==> flow/design.v <==
module surrounding(CLK,rst,EN,TRIG1,TRIG2,TRIG3,TRIG4,TRIG5,ECHO1,ECHO2,ECHO3,ECHO4,ECHO5,min,distance);
input CLK;                
input rst;                
input EN;                 
output reg [3:0] distance;
output reg TRIG1,TRIG2,TRIG3,TRIG4,TRIG5;          
input ECHO1,ECHO2,ECHO3,ECHO4,ECHO5;               
output reg [3:0] min;    
reg [24:0] count;
reg [24:0] count0,count1,count2,count3,count4,count5;
reg [24:0] countsg;
always @(posedge CLK)
begin
    if(rst)
    begin
        count<=0;
        TRIG1<=0;
        TRIG2<=0;
        TRIG3<=0;
        TRIG4<=0;
        TRIG5<=0;
    end
    else if(EN==1)
	 begin 
	     TRIG1<=0;
		  TRIG2<=0;
		  TRIG3<=0;
		  TRIG4<=0;
		  TRIG5<=0;
	 end
	 else if(EN==0)
	 begin
	     if(count==0|count==1)  
		  begin
		        TRIG1<=1;
		        TRIG2<=1;
		        TRIG3<=1;
		        TRIG4<=1;
		        TRIG5<=1;
				  count<=count+1;
		  end
		  else if(count==5000)         
		  begin 
		        TRIG1<=0;
		        TRIG2<=0;
		        TRIG3<=0;
		        TRIG4<=0;
		        TRIG5<=0;
		        count<=0;
		  end
		  else 
		  begin 
		        TRIG1<=0;
		        TRIG2<=0;
		        TRIG3<=0;
		        TRIG4<=0;
		        TRIG5<=0;
				  count<=count+1;
		  end
	  end
end
always @(posedge CLK)
if(rst)
begin
    count0<=0;
    count1<=0;
    count2<=0;
    count3<=0;
    count4<=0;
    count5<=0;
    min<=0;
    distance<=0;
end
else
begin
    if(count0==5000)
	 begin
	     count0<=0;
	     count1<=0;
		  count2<=0;
		  count3<=0;
		  count4<=0;
		  count5<=0;
		  min<=0;
    end	  
	 else
	 begin
		   count0<=count0+1;
	      if(ECHO1==1)
			begin 
				count1<=count1+1;
			end
			if(ECHO2==1)
			begin 
			count2<=count2+1;
			end
			if(ECHO3==1)
			begin 
			count3<=count3+1;
			end
			if(ECHO4==1)
			begin 
			count4<=count4+1;
			end
			if(ECHO5==1)
			begin 
				count5<=count5+1;
			end
	 end
	 if(ECHO1+ECHO2+ECHO3+ECHO4+ECHO5==4)
	 begin
	     if(count1>58&&count2>58&&count3>58&&count4>58&&count5>58)  
		  begin
		      min<=0;
				distance<=0;
        end
        else if(ECHO1==0)
        begin
            min<=1;
				distance<=count1*10/58;
        end
        else if(ECHO2==0)
        begin
            min<=2;
				distance<=count2*10/58;
        end
        else if(ECHO3==0)
        begin
            min<=3;
            distance<=count3*10/58;
		  end 
        else if(ECHO4==0)
        begin
            min<=4;
				distance<=count4*10/58;
        end
        else if(ECHO5==0)
        begin
            min<=5;
				distance<=count5*10/58;
        end			  
	 end
end
endmodule
module surrounding_driver(CLK,rst,CE20,EN,minsg,SG90);
input EN;                 
input [3:0] minsg;
output reg SG90;    
input CLK;                    
input rst;                    
input CE20;                   
reg [24:0] pwm;
reg [24:0] count;
always @(posedge CLK)
begin
	  if(rst) pwm<=0;
	  else if(CE20)
	  case(minsg)
		  0:begin pwm<=0; end
		  1:begin pwm<=40;  end
		  2:begin pwm<=60; end
		  3:begin pwm<=80; end
		  4:begin pwm<=100;end
		  5:begin pwm<=120; end
		  default: pwm<=0; 
	  endcase
end
always @(posedge CLK)
begin
     if(rst)
	  begin
	       count<=0;
	       SG90<=0;
	  end
     else if(count==1000)
	  begin
	       count<=0;
	  end
	  else if(count<pwm) 
	       begin 
			     SG90<=1;
				  count<=count+1;
			 end
	  else
	       begin
			     SG90<=0;
				  count<=count+1;
			 end
end
endmodule
module display_dis(clk,rst,distance,dig,seg);
input clk;
input rst;
input [3:0]distance;
output reg[3:0]dig;
output reg[6:0]seg;
reg[3:0]data1,data2;
reg[3:0]data;
reg q;
always@(posedge clk)
if(rst)
begin
data1<=0;data2<=0;
end
else
begin
data1<=distance%10;
data2<=distance/10;
end
always @(posedge clk)
if(rst)
begin
	q<=0;dig<=0;data<=0;
end
else
begin
	q<=q+1;
	case(q)
	1'd0 : begin dig<=4'b0001; data<=data1; end
	1'd1 : begin dig<=4'b0010; data<=data2; end
	endcase
end
always @(data)
begin 
	case(data)
   4'd0 : seg=7'b1111110;
   4'd1 : seg=7'b0110000;
   4'd2 : seg=7'b1101101;
   4'd3 : seg=7'b1111001;
   4'd4 : seg=7'b0110011;
   4'd5 : seg=7'b1011011;
   4'd6 : seg=7'b1011111;
   4'd7 : seg=7'b1110000;
   4'd8 : seg=7'b1111111;
   4'd9 : seg=7'b1111011;
   default : seg=7'b1111110;
   endcase
end
endmodule
module sur(
    input        CLK,
    input        rst,
    input        EN_sur,
    input        ECHO1,
    input        ECHO2,
    input        ECHO3,
    input        ECHO4,
    input        ECHO5,
    output       TRIG1,
    output       TRIG2,
    output       TRIG3,
    output       TRIG4,
    output       TRIG5,
    output       SG90,
    output [3:0] dig,
    output [6:0] seg,
    output [3:0] dis
);
wire [3:0] min;
wire [3:0] distance;
reg [24:0] count2;
reg        CLK2;
wire       CE20 = (count2 == 2000) && !CLK2;
always @(posedge CLK)
begin
    if (rst)
    begin
        count2 <= 0;
        CLK2   <= 0;
    end
    else if (count2 == 2000)
    begin
        count2 <= 0;
        CLK2   <= ~CLK2;
    end
    else
        count2 <= count2 + 1;
end
surrounding inst4(
    .CLK(CLK), .rst(rst), .EN(EN_sur),
    .TRIG1(TRIG1), .TRIG2(TRIG2), .TRIG3(TRIG3), .TRIG4(TRIG4), .TRIG5(TRIG5),
    .ECHO1(ECHO1), .ECHO2(ECHO2), .ECHO3(ECHO3), .ECHO4(ECHO4), .ECHO5(ECHO5),
    .min(min), .distance(distance)
);
surrounding_driver inst1(
    .CLK(CLK), .rst(rst), .CE20(CE20), .EN(EN_sur), .minsg(min), .SG90(SG90)
);
display_dis inst(
    .clk(CLK), .rst(rst), .distance(distance), .dig(dig), .seg(seg)
);
assign dis = distance;
endmodule
======== Tool chain data of sur ========
What the tools print for sur, step after step.
Lines are those of the file above, counted from 1.
A cell with - has no value.
design
  design top .............................. sur
  clock ................................... CLK
  cell library ............................ sky130hd
  library corner .......................... tt_025C_1v80

======== After elaboration ========
Source: Yosys, flattened and elaborated, memories not mapped. Widths are those after wreduce. Print and check cells do not count. Equal cells are merged and count once.
Memory sizes are those after Yosys's memory passes, which may raise the word count (mostly to a power of two), join words into wider ones and drop unused or constant bits.
cells by class
  add/sub/neg operators ................... 14
  multiply operators ...................... 5
  divide/modulo/power cells ............... 7
  magnitude comparators ................... 6
  equal/unequal tests ..................... 12
  multiplexer cells ....................... 22
  bitwise operators ....................... 3
  reduce/logical cells .................... 12
operators with widths
  kind                                                                               number
  32-bit by 6-bit divider with 32-bit output (second input constant)                 5
  25-bit by 3-bit multiplier with 28-bit output (second input constant)              5
  25-bit by 1-bit adder with 25-bit output (second input constant)                   9
  4-bit by 4-bit divider with 32-bit output (second input constant)                  1
  4-bit by 4-bit remainder unit with 32-bit output (second input constant)           1
  25-bit by 6-bit greater-than comparator with 1-bit output (second input constant)  5
  32-bit by 1-bit adder with 32-bit output                                           3
  4-bit two-way mux                                                                  15
  25-bit by 13-bit == test with 1-bit output (second input constant)                 2
  25-bit two-way mux                                                                 2
  7-bit parallel mux with 5-bit select                                               1
  32-bit by 3-bit == test with 1-bit output (second input constant)                  1
  25-bit by 1-bit == test with 1-bit output (second input constant)                  1
  25-bit by 10-bit == test with 1-bit output (second input constant)                 1
  25-bit by 11-bit == test with 1-bit output (second input constant)                 1
  25-bit less-than comparator                                                        1
  25-bit logical NOT                                                                 1
  4-bit parallel mux with 2-bit select                                               2
  2-bit OR reduction                                                                 4
  4-bit by 2-bit == test with 1-bit output (second input constant)                   2
  4-bit by 3-bit == test with 1-bit output (second input constant)                   2
  6-bit by 5-bit inequality test with 1-bit output (second input constant)           1
  1-bit logical AND                                                                  5
  4-bit by 1-bit == test with 1-bit output (second input constant)                   1
  1-bit by 1-bit adder with 2-bit output                                             1
  1-bit NOT                                                                          2
  2-bit AND reduction                                                                1
  1-bit two-way mux                                                                  2
Not listed: further kinds 3, cells in them 3.
bit counts
  flip-flop bits (word level) ............. 274
  ROM bits ................................ 112
  word width x clocked read ports ......... 7
  memories kept ........................... 1
  input port bits ......................... 8
  output and inout port bits .............. 21
  word-level cells ........................ 101
memory list
  name              depth  bits a word  rd ports  write ports  RTL line  RTL
  (name not given)  16     7            1         0            225       case(data)

======== Logic depth ========
Longest topological path by Yosys (ltp), each cell counted once; first at word level (registers and memories cut), then after technology mapping (sequential cells cut; the memories' decode and read muxes count).
logic depth
  depth in word-level cells ............... 9
  ABC_AREA ................................ 0
  mapped depth ............................ 71
  mapped depth without buffers ............ 58

======== Mapped cells and area ========
Source: synth_stat.txt of the flow (Yosys; design flattened, memories mapped). It holds for the ABC_AREA given above (unset counts as 0); a run with the other value may have another netlist.
The area totals of this step are shown rounded.
cells by type
  type                       number  total area (um^2)
  sky130_fd_sc_hd__dfxtp_1   256     5.12E+03
  sky130_fd_sc_hd__ha_1      261     3.27E+03
  sky130_fd_sc_hd__nor2_1    401     1.51E+03
  sky130_fd_sc_hd__xor2_1    161     1.41E+03
  sky130_fd_sc_hd__a21oi_1   233     1.17E+03
  sky130_fd_sc_hd__xnor2_1   133     1.16E+03
  sky130_fd_sc_hd__nand2_1   293     1.1E+03
  sky130_fd_sc_hd__o21ai_0   139     695.667
  sky130_fd_sc_hd__nand3_1   128     640.614
  sky130_fd_sc_hd__and3_1    81      506.736
  sky130_fd_sc_hd__a21o_1    64      480.461
  sky130_fd_sc_hd__nand4_1   75      469.2
  sky130_fd_sc_hd__a211oi_1  58      435.418
  sky130_fd_sc_hd__o211ai_1  57      427.91
  sky130_fd_sc_hd__inv_1     98      367.853
  sky130_fd_sc_hd__mux2i_1   34      340.326
  sky130_fd_sc_hd__nor4_1    54      337.824
  sky130_fd_sc_hd__or3_1     53      331.568
Not listed: further types 132, cells in them 817.
mapped netlist
  cells in the netlist .................... 3396
  cell area after synthesis ............... 26000 um^2
  sequential part of the area ............. 5100 um^2
  flip-flop cells ......................... 256
  buffers ................................. 137
By module: a second synthesis without flattening, with its own total; a netlist apart from the flattened one above.
unflattened totals
  cell total of the unflattened synthesis .. 3405
  area (unflattened synthesis) ............ 26000 um^2
Rows give one instance, submodules left out.
by module
  module              instances  cells  area (um^2)  seq. area (um^2)
  surrounding         1          3013   23000        3700
  surrounding_driver  1          183    1600         620
  sur                 1          146    1200         520
  display_dis         1          63     620          280

======== Timing after synthesis ========
OpenSTA on the mapped netlist: ideal clock, no wires. The path of least setup slack (recovery checks aside). Input and output delay are each 20% of the period. Register names are those of the netlist, which keeps one name where synthesis merged equal registers.
timing path post-synthesis
  path kind ............................... input -> register
  from .................................... input ECHO4
  to ...................................... register inst4.distance[1]
  clock period ............................ 25.0 ns
  input delay ............................. 5.000 ns
  library setup time ...................... 0.059 ns
  time at the first pin ................... 5.000 ns
  arrival ................................. 17.815 ns
  data required time ...................... 24.941 ns
  setup slack ............................. 7.126 ns
  delay of the path ....................... 12.874 ns
  driving pins on the path ................ 60
  buffers on the path ..................... 6
  synthesis period reached ................ 17.874 ns
"delay of the path" is the arrival time less input delay plus setup time.
"driving pins on the path": output pins that drive a net of the path, with the launching flip-flop's if there is one; two outputs of one cell count as two.
"synthesis period reached" is the clock period less the worst setup slack; recovery checks do not enter. This is arithmetic on one report: input and output delays are still those of the set period (20% each).
A register here has more assigning lines than the two given.
between the ends, post-synthesis
  cells stage by stage .................... sky130_fd_sc_hd__nand2_1 > sky130_fd_sc_hd__or3_1 > sky130_fd_sc_hd__a211oi_1 > sky130_fd_sc_hd__a211oi_1 > sky130_fd_sc_hd__o221ai_2 > sky130_fd_sc_hd__o211ai_4 > sky130_fd_sc_hd__nor2_1 > sky130_fd_sc_hd__o21ai_0 > sky130_fd_sc_hd__o41ai_2 > sky130_fd_sc_hd__nand3_1 > sky130_fd_sc_hd__and3_1 > sky130_fd_sc_hd__buf_6 > sky130_fd_sc_hd__a32o_1 > sky130_fd_sc_hd__or3_4 > sky130_fd_sc_hd__buf_6 > sky130_fd_sc_hd__o211ai_2 > sky130_fd_sc_hd__nor3_1 > sky130_fd_sc_hd__a221o_1 > [... 24 more ...] > sky130_fd_sc_hd__mux2i_1 > sky130_fd_sc_hd__o21ai_2 > sky130_fd_sc_hd__a21oi_1 > sky130_fd_sc_hd__o221ai_4 > sky130_fd_sc_hd__mux2i_2 > sky130_fd_sc_hd__and4_1 > sky130_fd_sc_hd__o221a_4 > sky130_fd_sc_hd__o2111ai_2 > sky130_fd_sc_hd__a41oi_2 > sky130_fd_sc_hd__buf_6 > sky130_fd_sc_hd__mux2_1 > sky130_fd_sc_hd__nor2_1 > sky130_fd_sc_hd__or2_1 > sky130_fd_sc_hd__a21oi_1 > sky130_fd_sc_hd__a311oi_2 > sky130_fd_sc_hd__inv_1 > sky130_fd_sc_hd__o31ai_1 > sky130_fd_sc_hd__a22o_1
  elaborated cells on any way between the ends .. 10
  RTL lines with such cells ............... 6
  those cells by class .................... add/sub (2); eq/ne (2); mux (5); reduce/logical (1)
RTL lines, path post-synthesis
  element      RTL line  RTL
  from (decl)  247       input        ECHO4,
  to (assign)  120       distance<=count1*10/58;
  to (assign)  125       distance<=count2*10/58;
  to (decl)    5         output reg [3:0] distance;
No chain of elaborated cells between the ends is given.

======== Path in the finished layout ========
Path of least setup slack in the final report of run 1 (OpenROAD, finished layout, wires in). Where an end is a register, its clock arrival counts in the times.
timing path post-layout
  path kind ............................... input -> register
  from .................................... input ECHO3
  to ...................................... register inst4.distance[1]
  clock period ............................ 22.1 ns
  input delay ............................. 4.42 ns
  library setup time ...................... 0.06 ns
  time at the first pin ................... 4.42 ns
  arrival ................................. 21.13 ns
  data required time ...................... 22.59 ns
  setup slack ............................. 1.46 ns
  driving pins on the path ................ 55
  buffers on the path ..................... 1
Between the ends stands the longest chain of elaborated cells between them, by number of cells; it is not shown to be the way that was timed. Of several equally long chains one is given.
Each line given opens the expression or statement behind the cell; cells for indexed reads and writes are added by Yosys, which also makes memories of some case tables.
A register here has more assigning lines than the two given.
between the ends, post-layout
  cells stage by stage .................... sky130_fd_sc_hd__buf_2 > sky130_fd_sc_hd__inv_1 > sky130_fd_sc_hd__nor2_1 > sky130_fd_sc_hd__nand2_1 > sky130_fd_sc_hd__mux2_1 > sky130_fd_sc_hd__o211ai_1 > sky130_fd_sc_hd__o221ai_1 > sky130_fd_sc_hd__o21ai_1 > sky130_fd_sc_hd__o21a_1 > sky130_fd_sc_hd__inv_1 > sky130_fd_sc_hd__nand4_1 > sky130_fd_sc_hd__and3_1 > sky130_fd_sc_hd__o2bb2ai_1 > sky130_fd_sc_hd__or3_4 > sky130_fd_sc_hd__o221ai_2 > sky130_fd_sc_hd__a21o_1 > sky130_fd_sc_hd__o211ai_1 > sky130_fd_sc_hd__a31oi_2 > [... 19 more ...] > sky130_fd_sc_hd__or2_1 > sky130_fd_sc_hd__mux2i_1 > sky130_fd_sc_hd__o21ai_2 > sky130_fd_sc_hd__a21oi_1 > sky130_fd_sc_hd__o221ai_4 > sky130_fd_sc_hd__mux2i_2 > sky130_fd_sc_hd__and4_1 > sky130_fd_sc_hd__o221a_4 > sky130_fd_sc_hd__o2111ai_2 > sky130_fd_sc_hd__a41oi_2 > sky130_fd_sc_hd__mux2_1 > sky130_fd_sc_hd__nor2_1 > sky130_fd_sc_hd__or2_1 > sky130_fd_sc_hd__a21oi_1 > sky130_fd_sc_hd__a311oi_2 > sky130_fd_sc_hd__inv_1 > sky130_fd_sc_hd__o31ai_1 > sky130_fd_sc_hd__a22o_1
  length of the longest elaborated chain .. 5
  elaborated cells on any way between the ends .. 10
  RTL lines with such cells ............... 5
  those cells by class .................... add/sub (3); eq/ne (2); mux (4); reduce/logical (1)
RTL lines, path post-layout
  element                                      RTL line  RTL
  from (decl)                                  246       input        ECHO3,
  32-bit by 1-bit adder with 32-bit output x3  110       if(ECHO1+ECHO2+ECHO3+ECHO4+ECHO5==4)
  32-bit by 3-bit == test with 1-bit output    110
  2-bit AND reduction                          -
  to (assign)                                  120       distance<=count1*10/58;
  to (assign)                                  125       distance<=count2*10/58;
  to (decl)                                    5         output reg [3:0] distance;

Measured results for sur: 6 stored runs of the Yosys and OpenROAD flow on sky130hd. The settings differ; the order carries no meaning. The constraints put input and output delay at 20% of the set period each and load the outputs with 0.01 pF.
"allowed time less slack (worst setup path)" means the part of the period allowed to the worst setup path (the constraints hold back 20% at inputs and 20% at outputs) less its slack; where the path has registers, the arrival times of their clocks count too.
Values from the reports are rounded here.

---- run 1 ----
settings
  CORE_UTILIZATION = 31
  period_ns = 22.1
  CAP_MARGIN = 20
  CORE_MARGIN = 2
  SLEW_MARGIN = 20
results
  utilization after routing ............... 0.34
  full die area ........................... 88000 um^2
  Yosys chip area after synthesis ......... 26000 um^2
  smallest hold slack ..................... 0.46 ns
  std-cell area (final layout) ............ 29000 um^2
  allowed time less slack (worst setup path) .. 16.22 ns
  worst setup path kind ................... input -> register
  setup slack of the worst path ........... 1.5 ns
  total negative setup slack .............. 0.000 ns

---- run 2 ----
settings
  ABC_AREA = 1
  CAP_MARGIN = 10
  CELL_PAD_IN_SITES_GLOBAL_PLACEMENT = 2
  CORE_UTILIZATION = 69
  CTS_CLUSTER_DIAMETER = 118
  CTS_CLUSTER_SIZE = 13
  GPL_TIMING_DRIVEN = 0
  MAX_ROUTING_LAYER = met4
  SLEW_MARGIN = 25
  TNS_END_PERCENT = 10
  period_ns = 21.0
  CORE_MARGIN = 2
results
  incomplete, placement halted on GPL-0301

---- run 3 ----
settings
  CAP_MARGIN = 35
  CELL_PAD_IN_SITES_DETAIL_PLACEMENT = 1
  CELL_PAD_IN_SITES_GLOBAL_PLACEMENT = 1
  CORE_ASPECT_RATIO = 1.2
  CORE_MARGIN = 3
  CORE_UTILIZATION = 31
  CTS_CLUSTER_DIAMETER = 279
  GPL_ROUTABILITY_DRIVEN = 0
  HOLD_SLACK_MARGIN = 0.14
  MAX_ROUTING_LAYER = met5
  TNS_END_PERCENT = 30
  period_ns = 18.5
  SLEW_MARGIN = 20
results
  utilization after routing ............... 0.35
  full die area ........................... 89000 um^2
  Yosys chip area after synthesis ......... 26000 um^2
  smallest hold slack ..................... 0.46 ns
  std-cell area (final layout) ............ 30000 um^2
  allowed time less slack (worst setup path) .. 13.92 ns
  worst setup path kind ................... input -> register
  setup slack of the worst path ........... 0.88 ns
  total negative setup slack .............. 0.000 ns

---- run 4 ----
settings
  CAP_MARGIN = 15
  CELL_PAD_IN_SITES_DETAIL_PLACEMENT = 1
  CORE_ASPECT_RATIO = 0.59
  CORE_MARGIN = 3
  CORE_UTILIZATION = 32
  CTS_CLUSTER_DIAMETER = 279
  MAX_ROUTING_LAYER = met4
  SETUP_SLACK_MARGIN = 1.93
  TNS_END_PERCENT = 30
  period_ns = 39.2
  SLEW_MARGIN = 20
results
  utilization after routing ............... 0.35
  full die area ........................... 86000 um^2
  Yosys chip area after synthesis ......... 26000 um^2
  smallest hold slack ..................... 0.47 ns
  std-cell area (final layout) ............ 28000 um^2
  allowed time less slack (worst setup path) .. 17.29 ns
  worst setup path kind ................... input -> register
  setup slack of the worst path ........... 14 ns
  total negative setup slack .............. 0.000 ns

---- run 5 ----
settings
  CORE_UTILIZATION = 22
  CTS_CLUSTER_DIAMETER = 127
  CTS_CLUSTER_SIZE = 69
  GPL_ROUTABILITY_DRIVEN = 1
  MAX_ROUTING_LAYER = met5
  MIN_ROUTING_LAYER = met2
  PLACE_DENSITY_LB_ADDON = 0.03
  period_ns = 15.4
  CAP_MARGIN = 20
  CORE_MARGIN = 2
  SLEW_MARGIN = 20
results
  utilization after routing ............... 0.31
  full die area ........................... 120000 um^2
  Yosys chip area after synthesis ......... 26000 um^2
  smallest hold slack ..................... 0.49 ns
  std-cell area (final layout) ............ 37000 um^2
  allowed time less slack (worst setup path) .. 13.16 ns
  worst setup path kind ................... input -> register
  setup slack of the worst path ........... -0.84 ns
  total negative setup slack .............. -2.3 ns

---- run 6 ----
settings
  ABC_AREA = 0
  CORE_ASPECT_RATIO = 0.94
  CORE_UTILIZATION = 26
  CTS_CLUSTER_DIAMETER = 103
  CTS_CLUSTER_SIZE = 40
  GPL_TIMING_DRIVEN = 1
  HOLD_SLACK_MARGIN = 0.04
  MAX_ROUTING_LAYER = met4
  PLACE_DENSITY_LB_ADDON = 0.14
  SETUP_SLACK_MARGIN = -0.86
  SLEW_MARGIN = 20
  TNS_END_PERCENT = 30
  period_ns = 32.7
  CAP_MARGIN = 20
  CORE_MARGIN = 2
results
  utilization after routing ............... 0.28
  full die area ........................... 100000 um^2
  Yosys chip area after synthesis ......... 26000 um^2
  smallest hold slack ..................... 0.47 ns
  std-cell area (final layout) ............ 29000 um^2
  allowed time less slack (worst setup path) .. 17.41 ns
  worst setup path kind ................... input -> register
  setup slack of the worst path ........... 8.7 ns
  total negative setup slack .............. 0.000 ns
